==> flow/design.v <==
module cordic_magphase #(
    parameter integer INPUT_WIDTH      = 16,
    parameter integer INT_WIDTH        = 32,
    parameter integer ITERATIONS       = 32,
    parameter integer GAIN_FRAC_BITS   = 28,
    parameter integer OUTPUT_FRAC_BITS = 14
) (
    input  wire                          clk,
    input  wire                          rst_n,
    input  wire                          start,
    input  wire signed [INPUT_WIDTH-1:0] x_in,
    input  wire signed [INPUT_WIDTH-1:0] y_in,
    output reg                           busy,
    output reg                           done,
    output reg  signed [INT_WIDTH-1:0]   magnitude,
    output reg  signed [INT_WIDTH-1:0]   phase
);
    localparam IDLE         = 2'd0;
    localparam ITERATE      = 2'd1;
    localparam POST_PROCESS = 2'd2;
    localparam DONE_STATE   = 2'd3;
    reg [1:0] state, state_next;
    reg signed [INT_WIDTH-1:0] x_reg, y_reg, x_next, y_next;
    reg signed [INT_WIDTH-1:0] z_reg, z_next;
    reg [5:0]                  iter_cnt, iter_cnt_next;
    reg signed [1:0] pi_correction, pi_correction_next;  
    localparam [31:0] PI_CONST32    = 32'h3243F6A8;  
    localparam [31:0] TWOPI_CONST32 = 32'h6487ED51;  
    localparam [31:0] K_INV32       = 32'd162600000;
    localparam signed [INT_WIDTH-1:0] PI_CONST    = {{(INT_WIDTH-32){PI_CONST32[31]}}, PI_CONST32};
    localparam signed [INT_WIDTH-1:0] TWOPI_CONST = {{(INT_WIDTH-32){TWOPI_CONST32[31]}}, TWOPI_CONST32};
    localparam signed [INT_WIDTH-1:0] K_INV       = {{(INT_WIDTH-32){K_INV32[31]}}, K_INV32};
    function signed [31:0] atan_lut;
        input [4:0] idx;
        begin
            case (idx)
                4'd0:  atan_lut = 32'sh0C90FDAA;
                4'd1:  atan_lut = 32'sh076B19C1;
                4'd2:  atan_lut = 32'sh03EB6EBF;
                4'd3:  atan_lut = 32'sh01FD5BA9;
                4'd4:  atan_lut = 32'sh00FFAAE0;
                4'd5:  atan_lut = 32'sh007FF55B;
                4'd6:  atan_lut = 32'sh003FFEA8;
                4'd7:  atan_lut = 32'sh001FFFDA;
                4'd8:  atan_lut = 32'sh000FFFEF;
                4'd9:  atan_lut = 32'sh0007FFFF;
                4'd10: atan_lut = 32'sh0003FFFF;
                4'd11: atan_lut = 32'sh0001FFFF;
                4'd12: atan_lut = 32'sh0000FFFF;
                4'd13: atan_lut = 32'sh00007FFF;
                4'd14: atan_lut = 32'sh00003FFF;
                4'd15: atan_lut = 32'sh00001FFF;  
                5'd16: atan_lut = 32'sh00000FFF;  
                5'd17: atan_lut = 32'sh000007FF;  
                5'd18: atan_lut = 32'sh000003FF;  
                5'd19: atan_lut = 32'sh000001FF;  
                5'd20: atan_lut = 32'sh000000FF;  
                5'd21: atan_lut = 32'sh0000007F;  
                5'd22: atan_lut = 32'sh0000003F;  
                5'd23: atan_lut = 32'sh0000001F;  
                5'd24: atan_lut = 32'sh0000000F;  
                5'd25: atan_lut = 32'sh00000007;  
                5'd26: atan_lut = 32'sh00000003;  
                5'd27: atan_lut = 32'sh00000001;  
                default: atan_lut = 32'sh00000000;  
            endcase
        end
    endfunction
    wire signed [47:0] mag_prod = x_reg * K_INV;  
    wire signed [INT_WIDTH-1:0] mag_corr = mag_prod >>> GAIN_FRAC_BITS;
    reg  signed [INT_WIDTH-1:0] phase_tmp;
    always @(posedge clk or negedge rst_n) begin
        if (!rst_n) begin
            state     <= IDLE;
            busy      <= 1'b0;
            done      <= 1'b0;
            x_reg     <= 0;
            y_reg     <= 0;
            z_reg     <= 0;
            iter_cnt  <= 0;
            magnitude <= 0;
            phase     <= 0;
            pi_correction <= 2'sd0;
        end else begin
            state    <= state_next;
            x_reg    <= x_next;
            y_reg    <= y_next;
            z_reg    <= z_next;
            iter_cnt <= iter_cnt_next;
            pi_correction <= pi_correction_next;
            busy     <= (state_next != IDLE) && (state_next != DONE_STATE);
            done     <= (state_next == DONE_STATE);
            if (state_next == DONE_STATE) begin
                magnitude <= ((mag_corr < 0) ? -mag_corr : mag_corr) << OUTPUT_FRAC_BITS;
                case (pi_correction)
                    -2'sd1: phase_tmp = z_next - PI_CONST;
                    2'sd0:  phase_tmp = z_next;
                    default: phase_tmp = z_next + PI_CONST;
                endcase
                if (phase_tmp > PI_CONST)
                    phase_tmp = phase_tmp - TWOPI_CONST;
                else if (phase_tmp < -PI_CONST)
                    phase_tmp = phase_tmp + TWOPI_CONST;
                phase <= phase_tmp;
            end
        end
    end
    always @* begin
        state_next          = state;
        x_next              = x_reg;
        y_next              = y_reg;
        z_next              = z_reg;
        iter_cnt_next       = iter_cnt;
        pi_correction_next  = pi_correction;
        case (state)
            IDLE, DONE_STATE: begin
                if (start) begin
                    x_next = {{(INT_WIDTH-INPUT_WIDTH){x_in[INPUT_WIDTH-1]}}, x_in};
                    y_next = {{(INT_WIDTH-INPUT_WIDTH){y_in[INPUT_WIDTH-1]}}, y_in};
                    if (x_next < 0) begin
                        x_next = -x_next;
                        y_next = -y_next;
                        pi_correction_next = (y_next >= 0) ? 2'sd1 : -2'sd1;
                    end else begin
                        pi_correction_next = 2'sd0;
                    end
                    z_next        = 0;
                    iter_cnt_next = 0;
                    state_next    = ITERATE;
                end else begin
                    state_next    = IDLE;
                end
            end
            ITERATE: begin
                if (iter_cnt < ITERATIONS) begin
                    if (y_reg >= 0) begin
                        x_next = x_reg + (y_reg >>> iter_cnt);
                        y_next = y_reg - (x_reg >>> iter_cnt);
                        z_next = z_reg + atan_lut(iter_cnt[4:0]);
                    end else begin
                        x_next = x_reg - (y_reg >>> iter_cnt);
                        y_next = y_reg + (x_reg >>> iter_cnt);
                        z_next = z_reg - atan_lut(iter_cnt[4:0]);
                    end
                    iter_cnt_next = iter_cnt + 1'b1;
                    if (iter_cnt == ITERATIONS-1)
                        state_next = POST_PROCESS;
                end else begin
                    state_next = POST_PROCESS;
                end
            end
            POST_PROCESS: begin
                state_next = DONE_STATE;
            end
            default: state_next = IDLE;
        endcase
    end
endmodule
---- Step by step through the tools: cordic_magphase ----
The steps from the RTL of cordic_magphase to its reports follow in flow order.
Line numbers count from 1 in the design file above.
Not given: -
inputs
  top module .............................. cordic_magphase
  clock ................................... clk
  standard-cell library ................... sky130hd
  timing corner ........................... tt_025C_1v80

---- After elaboration ----
Source: Yosys, flattened and elaborated, memories not mapped. Widths are those after wreduce. Registers that Yosys merges into a memory's read port (data or address) are not register bits. Print and check cells do not count.
Yosys's memory passes give these memory sizes; they may raise the number of words (mostly to a power of two), join words into wider ones and drop unused or constant bits.
operators by class
  eq/ne operators ......................... 9
  muxes and demuxes ....................... 36
  bitwise gates (word level) .............. 2
  order comparisons ....................... 7
  shift operators ......................... 2
  reductions and logical operators ........ 8
  $mul .................................... 1
  add/subtract/negate cells ............... 14
operators with widths
  cell                                                                           number
  32-bit by 23-bit multiplier with 42-bit output with constant B                 1
  32-bit two-way mux                                                             20
  32-bit case mux with 2-bit select                                              3
  32-bit adder                                                                   3
  32-bit subtractor                                                              3
  32-bit case mux with 3-bit select                                              1
  16-bit negator with 32-bit output                                              2
  32-bit by 1-bit greater-or-equal comparator with 1-bit output with constant B  2
  32-bit by 6-bit >>> shifter with 32-bit output                                 2
  32-bit by 31-bit adder with 32-bit output with constant B                      1
  32-bit by 31-bit subtractor with 32-bit output with constant B                 1
  32-bit by 31-bit greater-than comparator with 1-bit output with constant B     1
  32-bit by 31-bit < comparator with 1-bit output with constant B                1
  32-bit adder with constant B                                                   1
  32-bit subtractor with constant B                                              1
  20-bit by 1-bit < comparator with 1-bit output with constant B                 1
  18-bit negator                                                                 1
  18-bit two-way mux                                                             1
  16-bit by 1-bit < comparator with 1-bit output with constant B                 1
  6-bit case mux with 2-bit select                                               1
  6-bit two-way mux                                                              2
  2-bit two-way mux                                                              6
  2-bit equality test with constant B                                            4
  2-bit inequality test with constant B                                          3
  6-bit by 1-bit adder with 6-bit output with constant B                         1
  6-bit by 5-bit equality test with 1-bit output with constant B                 1
  6-bit < comparator with constant B                                             1
  2-bit case mux with 3-bit select                                               1
Not listed: further kinds 9, cells in them 12.
storage and ports
  word-level cells ........................ 91
  memories kept ........................... 2
  input bits .............................. 35
  output and inout bits ................... 66
  ROM bits ................................ 1792
  register bits after elaboration ......... 158
memories
  name             words  width  read ports  write ports  line  source
  (no name shown)  32     28     1           0            36    case (idx)
  (no name shown)  32     28     1           0            36

---- Logic depth ----
Yosys ltp: most cells in a row. Word level: on the elaborated netlist, between registers, memories and ports. Mapped: between sequential cells and ports; inverters and the memories' decode and read muxes count.
logic depth
  word-level depth ........................ 14
  ABC_AREA ................................ 0
  mapped depth ............................ 44
  depth with buffers taken out ............ 36

---- Synthesis result ----
Yosys stat after the flow's synthesis: flattened, memories mapped to cells. It holds for the ABC_AREA given above (unset counts as 0); a run with the other value may have another netlist.
Totals and module areas in this step are rounded.
cells by type
  cell                       number  area in all (um^2)
  sky130_fd_sc_hd__ha_1      355     4441.76
  sky130_fd_sc_hd__dfrtp_1   158     3.95E+03
  sky130_fd_sc_hd__fa_1      175     3503.36
  sky130_fd_sc_hd__mux4_2    69      1553.99
  sky130_fd_sc_hd__a21oi_1   275     1376.32
  sky130_fd_sc_hd__xnor2_1   155     1.36E+03
  sky130_fd_sc_hd__inv_1     355     1.33E+03
  sky130_fd_sc_hd__nand2_1   355     1.33E+03
  sky130_fd_sc_hd__o21ai_0   209     1.05E+03
  sky130_fd_sc_hd__nor2_1    257     964.675
  sky130_fd_sc_hd__xor2_1    89      779.498
  sky130_fd_sc_hd__a21o_1    72      540.518
  sky130_fd_sc_hd__mux2i_1   44      440.422
  sky130_fd_sc_hd__nand3_1   87      435.418
  sky130_fd_sc_hd__clkbuf_1  115     431.664
  sky130_fd_sc_hd__a31oi_1   52      325.312
  sky130_fd_sc_hd__mux2_2    27      304.042
  sky130_fd_sc_hd__nor3_1    55      275.264
Not listed: further types 97, cells in them 721.
synthesis totals
  buffers ................................. 180
  mapped area ............................. 0.0299 mm^2
  sequential area ......................... 0.00401 mm^2
  mapped flip-flops ....................... 160
  standard cells after synthesis .......... 3625

---- Worst setup path after synthesis ----
Source: OpenSTA report_checks on the synthesized netlist (no wires, ideal clock, input and output delay 20% of the period each), path of least setup slack; recovery checks are left aside. Register names are those of the netlist, which keeps one name where synthesis merged equal registers.
path after synthesis
  path type ............................... in2reg
  start point ............................. input port start
  end point ............................... register phase[10]
  path delay .............................. 4937 ps
  period .................................. 20000 ps
  external input delay .................... 4000 ps
  setup time .............................. 125 ps
  data arrival time ....................... 8812 ps
  required time ........................... 19875 ps
  path slack .............................. 11064 ps
  stages .................................. 23
  time at the first pin ................... 4000 ps
  buffers on the path ..................... 5
  synthesis period reached ................ 8936 ps
"path delay" is the arrival time less input delay plus setup time.
"stages": output pins that drive a net of the path, with the launching flip-flop's if there is one; two outputs of one cell count as two.
"synthesis period reached" = period - worst setup slack (recovery checks aside). The figure is calculated, with input and output delays left at 20% of the set period.
The rows between start and end are the longest chain of elaborated cells between them; the timing report does not say that the signal goes this way. Where chains are equally long, one stands for them.
Each line given opens the expression or statement behind the cell; cells for indexed reads and writes are added by Yosys, which also makes memories of some case tables.
between the ends, after synthesis
  cells stage by stage .................... sky130_fd_sc_hd__or3b_1 > sky130_fd_sc_hd__clkbuf_1 > sky130_fd_sc_hd__and2_1 > sky130_fd_sc_hd__clkbuf_1 > sky130_fd_sc_hd__buf_1 > sky130_fd_sc_hd__a22o_1 > sky130_fd_sc_hd__ha_1 > sky130_fd_sc_hd__nor2b_1 > sky130_fd_sc_hd__o31a_1 > sky130_fd_sc_hd__o2111ai_1 > sky130_fd_sc_hd__a21oi_1 > sky130_fd_sc_hd__o21a_1 > sky130_fd_sc_hd__nor4b_1 > sky130_fd_sc_hd__o21ai_0 > sky130_fd_sc_hd__a22oi_1 > sky130_fd_sc_hd__o2111ai_1 > sky130_fd_sc_hd__a211o_1 > sky130_fd_sc_hd__a31oi_2 > sky130_fd_sc_hd__buf_4 > sky130_fd_sc_hd__buf_2 > sky130_fd_sc_hd__o32ai_1 > sky130_fd_sc_hd__xnor2_1 > sky130_fd_sc_hd__mux2_2
  cells in the longest elaborated chain ... 8
  elaborated cells between the ends (all ways) .. 15
  classes of those cells .................. 4 x add/sub; 2 x compare; 1 x eq/ne; 8 x mux
RTL lines, path after synthesis
  item                                       line  source
  start: declaration                         10    input  wire                          start,
  32-bit two-way mux                         117   if (start) begin
  32-bit case mux with 3-bit select          115   case (state)
  32-bit by 31-bit adder with 32-bit output  98    default: phase_tmp = z_next + PI_CONST;
  32-bit case mux with 2-bit select          95    case (pi_correction)
  32-bit two-way mux                         93    if (state_next == DONE_STATE) begin
  32-bit adder                               103   phase_tmp = phase_tmp + TWOPI_CONST;
  32-bit two-way mux                         102   else if (phase_tmp < -PI_CONST)
  32-bit two-way mux                         100   if (phase_tmp > PI_CONST)
  end: assignment                            82    phase     <= 0;
  end: assignment                            104   phase <= phase_tmp;
  end: declaration                           16    output reg  signed [INT_WIDTH-1:0]   phase
Some nets on the timed path still bear RTL names; the line given drives or declares the net.
nets with RTL names, path after synthesis
  net        line
  z_next[5]  115

---- Timing after layout ----
From the final timing report of stored run 1: the path of least setup slack in the routed layout; clock arrival at registers is part of the times.
The report prints the path's times to 10 ps; the period is as set.
path after layout
  path type ............................... reg2reg
  start point ............................. register iter_cnt[0]
  end point ............................... register phase[4]
  path slack .............................. 3350 ps
  setup time .............................. 110 ps
  required time ........................... 13580 ps
  data arrival time ....................... 10230 ps
  time at the first pin ................... 490 ps
  buffers on the path ..................... 2
  period .................................. 13200 ps
  stages .................................. 37
The rows between start and end are the longest chain of elaborated cells between them; the timing report does not say that the signal goes this way. Where chains are equally long, one stands for them.
The chain passes a memory read, where the word-level depth is cut; so it can be longer than that depth.
between the ends, after layout
  cells stage by stage .................... sky130_fd_sc_hd__dfrtp_4 > sky130_fd_sc_hd__buf_4 > sky130_fd_sc_hd__inv_2 > sky130_fd_sc_hd__ha_1 > sky130_fd_sc_hd__nor3_1 > sky130_fd_sc_hd__a21oi_1 > sky130_fd_sc_hd__nor3_1 > sky130_fd_sc_hd__a21oi_1 > sky130_fd_sc_hd__inv_1 > sky130_fd_sc_hd__ha_1 > sky130_fd_sc_hd__nand2_1 > sky130_fd_sc_hd__nor2_1 > sky130_fd_sc_hd__a31oi_1 > sky130_fd_sc_hd__buf_4 > sky130_fd_sc_hd__xor2_1 > sky130_fd_sc_hd__ha_1 > sky130_fd_sc_hd__a21oi_1 > sky130_fd_sc_hd__o221ai_2 > sky130_fd_sc_hd__o22ai_1 > sky130_fd_sc_hd__nor4_2 > sky130_fd_sc_hd__a21oi_1 > sky130_fd_sc_hd__xnor2_1 > sky130_fd_sc_hd__a22o_1 > sky130_fd_sc_hd__ha_1 > sky130_fd_sc_hd__a21o_1 > sky130_fd_sc_hd__a31o_1 > sky130_fd_sc_hd__or3_1 > sky130_fd_sc_hd__o2111ai_1 > sky130_fd_sc_hd__a21oi_1 > sky130_fd_sc_hd__a221o_1 > sky130_fd_sc_hd__a21oi_1 > sky130_fd_sc_hd__o2111ai_1 > sky130_fd_sc_hd__a211o_1 > sky130_fd_sc_hd__a31oi_4 > sky130_fd_sc_hd__o32ai_1 > sky130_fd_sc_hd__xor2_1 > sky130_fd_sc_hd__mux2_2
  cells in the longest elaborated chain ... 14
  elaborated cells between the ends (all ways) .. 29
  classes of those cells .................. 6 x add/sub; 3 x compare; 2 x eq/ne; 16 x mux; 2 x memory
RTL lines, path after layout
  item                                             line  source
  start: declaration                               25    reg [5:0]                  iter_cnt, iter_cnt_next;
  start: assignment                                80    iter_cnt  <= 0;
  start: assignment                                89    iter_cnt <= iter_cnt_next;
  memory 32 x 28 bit                               36    case (idx)
  32-bit two-way mux                               136   if (y_reg >= 0) begin
  32-bit two-way mux                               135   if (iter_cnt < ITERATIONS) begin
  32-bit two-way mux                               115   case (state)
  32-bit subtractor                                143   z_next = z_reg - atan_lut(iter_cnt[4:0]);
  32-bit two-way mux                               136
  32-bit two-way mux                               135
  32-bit case mux with 3-bit select                115
  32-bit by 31-bit adder with 32-bit output        98    default: phase_tmp = z_next + PI_CONST;
  32-bit case mux with 2-bit select                95    case (pi_correction)
  32-bit two-way mux                               93    if (state_next == DONE_STATE) begin
  32-bit by 31-bit < comparator with 1-bit output  102   else if (phase_tmp < -PI_CONST)
  32-bit two-way mux                               102
  32-bit two-way mux                               100   if (phase_tmp > PI_CONST)
  end: assignment                                  82    phase     <= 0;
  end: assignment                                  104   phase <= phase_tmp;
  end: declaration                                 16    output reg  signed [INT_WIDTH-1:0]   phase
Some nets on the timed path still bear RTL names; the line given drives or declares the net.
nets with RTL names, path after layout
  net         line
  z_next[17]  115

Data sheet: physical implementation of cordic_magphase

Design cordic_magphase on sky130hd. What follows are 4 stored runs of the flow, each under its own settings; their order means nothing. The constraints put input and output delay at 20% of the set period each and load the outputs with 0.01 pF.
"clock period reached": clock period set for the run, less the worst setup slack. It is reckoned from that one timing run; input and output delays stay at 20% of the period that was set.
"critical setup path time" means the part of the period allowed to the worst setup path (the constraints hold back 20% at inputs and 20% at outputs) less its slack; where the path has registers, the arrival times of their clocks count too.
"critical setup path time" is known to 10 ps.
Results are given in rounded form.

======== stored run 1 ========
==> flow/run.sh <==
#!/bin/bash
# the make line also repeats the synthesis and layout settings of config.mk as NAME=value (left out here)
make -C /OpenROAD-flow-scripts/flow DESIGN_CONFIG=/design/flow/config.mk WORK_HOME=/design/flow/orfs CLKGATE_MAP_FILE= finish
==> flow/config.mk <==
export PLATFORM = sky130hd
export DESIGN_NAME = cordic_magphase
export DESIGN_NICKNAME = cordic_magphase
export VERILOG_FILES = /design/flow/design.v
export SDC_FILE = /design/flow/constraint.sdc
export NUM_CORES = 4
export LEC_CHECK = 0
export CAP_MARGIN = 20
export CORE_MARGIN = 2
export CORE_UTILIZATION = 40
export SLEW_MARGIN = 20
==> flow/constraint.sdc <==
create_clock -name core_clock -period 13.2 [get_ports {clk}]
set_input_delay 2.6400 -clock core_clock [delete_from_list [all_inputs] [get_ports {clk}]]
set_output_delay 2.6400 -clock core_clock [all_outputs]
set_load 0.01 [all_outputs]

-------- measured, stored run 1 --------
  synthesized cell area ................... 0.0299 mm^2
  overall die area ........................ 0.0769 mm^2
  standard-cell area after layout ......... 0.0323 mm^2
  final design utilization ................ 43.5%
  lowest setup slack ...................... 3350 ps
  total negative setup slack .............. 0 ps
  worst hold slack after layout ........... 489 ps
  clock period reached .................... 9850 ps
  critical setup path time ................ 9850 ps
  critical path kind ...................... reg2reg

======== stored run 2 ========
==> flow/run.sh <==
#!/bin/bash
# the make line also repeats the synthesis and layout settings of config.mk as NAME=value (left out here)
make -C /OpenROAD-flow-scripts/flow DESIGN_CONFIG=/design/flow/config.mk WORK_HOME=/design/flow/orfs CLKGATE_MAP_FILE= finish
==> flow/config.mk <==
export PLATFORM = sky130hd
export DESIGN_NAME = cordic_magphase
export DESIGN_NICKNAME = cordic_magphase
export VERILOG_FILES = /design/flow/design.v
export SDC_FILE = /design/flow/constraint.sdc
export NUM_CORES = 4
export LEC_CHECK = 0
export CAP_MARGIN = 20
export CELL_PAD_IN_SITES_GLOBAL_PLACEMENT = 3
export CORE_MARGIN = 2
export CORE_UTILIZATION = 59
export CTS_CLUSTER_DIAMETER = 243
export CTS_CLUSTER_SIZE = 88
export GPL_TIMING_DRIVEN = 0
export MAX_ROUTING_LAYER = met4
export PLACE_DENSITY_LB_ADDON = 0.13
export SLEW_MARGIN = 5
==> flow/constraint.sdc <==
create_clock -name core_clock -period 11.1 [get_ports {clk}]
set_input_delay 2.2200 -clock core_clock [delete_from_list [all_inputs] [get_ports {clk}]]
set_output_delay 2.2200 -clock core_clock [all_outputs]
set_load 0.01 [all_outputs]

-------- stored run 2 --------
  incomplete, placement halted on FLW-0024

======== stored run 3 ========
==> flow/run.sh <==
#!/bin/bash
# the make line also repeats the synthesis and layout settings of config.mk as NAME=value (left out here)
make -C /OpenROAD-flow-scripts/flow DESIGN_CONFIG=/design/flow/config.mk WORK_HOME=/design/flow/orfs CLKGATE_MAP_FILE= finish
==> flow/config.mk <==
export PLATFORM = sky130hd
export DESIGN_NAME = cordic_magphase
export DESIGN_NICKNAME = cordic_magphase
export VERILOG_FILES = /design/flow/design.v
export SDC_FILE = /design/flow/constraint.sdc
export NUM_CORES = 4
export LEC_CHECK = 0
export CAP_MARGIN = 20
export CELL_PAD_IN_SITES_DETAIL_PLACEMENT = 1
export CELL_PAD_IN_SITES_GLOBAL_PLACEMENT = 3
export CORE_MARGIN = 7
export CORE_UTILIZATION = 16
export HOLD_SLACK_MARGIN = 0.07
export MAX_ROUTING_LAYER = met5
export MIN_ROUTING_LAYER = met2
export PLACE_DENSITY_LB_ADDON = 0.07
export SLEW_MARGIN = 20
==> flow/constraint.sdc <==
create_clock -name core_clock -period 9.65 [get_ports {clk}]
set_input_delay 1.9300 -clock core_clock [delete_from_list [all_inputs] [get_ports {clk}]]
set_output_delay 1.9300 -clock core_clock [all_outputs]
set_load 0.01 [all_outputs]

-------- measured, stored run 3 --------
  synthesized cell area ................... 0.0299 mm^2
  overall die area ........................ 0.199 mm^2
  standard-cell area after layout ......... 0.0345 mm^2
  final design utilization ................ 18.6%
  lowest setup slack ...................... 650 ps
  total negative setup slack .............. 0 ps
  worst hold slack after layout ........... 494 ps
  clock period reached .................... 9000 ps
  critical setup path time ................ 9000 ps
  critical path kind ...................... reg2reg

======== stored run 4 ========
==> flow/run.sh <==
#!/bin/bash
# the make line also repeats the synthesis and layout settings of config.mk as NAME=value (left out here)
make -C /OpenROAD-flow-scripts/flow DESIGN_CONFIG=/design/flow/config.mk WORK_HOME=/design/flow/orfs CLKGATE_MAP_FILE= finish
==> flow/config.mk <==
export PLATFORM = sky130hd
export DESIGN_NAME = cordic_magphase
export DESIGN_NICKNAME = cordic_magphase
export VERILOG_FILES = /design/flow/design.v
export SDC_FILE = /design/flow/constraint.sdc
export NUM_CORES = 4
export LEC_CHECK = 0
export CAP_MARGIN = 20
export CORE_MARGIN = 2
export CORE_UTILIZATION = 40
export SETUP_SLACK_MARGIN = -0.92
export SLEW_MARGIN = 20
==> flow/constraint.sdc <==
create_clock -name core_clock -period 10.7 [get_ports {clk}]
set_input_delay 2.1400 -clock core_clock [delete_from_list [all_inputs] [get_ports {clk}]]
set_output_delay 2.1400 -clock core_clock [all_outputs]
set_load 0.01 [all_outputs]

-------- measured, stored run 4 --------
  synthesized cell area ................... 0.0299 mm^2
  overall die area ........................ 0.0769 mm^2
  standard-cell area after layout ......... 0.0322 mm^2
  final design utilization ................ 43.4%
  lowest setup slack ...................... 1860 ps
  total negative setup slack .............. 0 ps
  worst hold slack after layout ........... 491 ps
  clock period reached .................... 8840 ps
  critical setup path time ................ 8840 ps
  critical path kind ...................... reg2reg
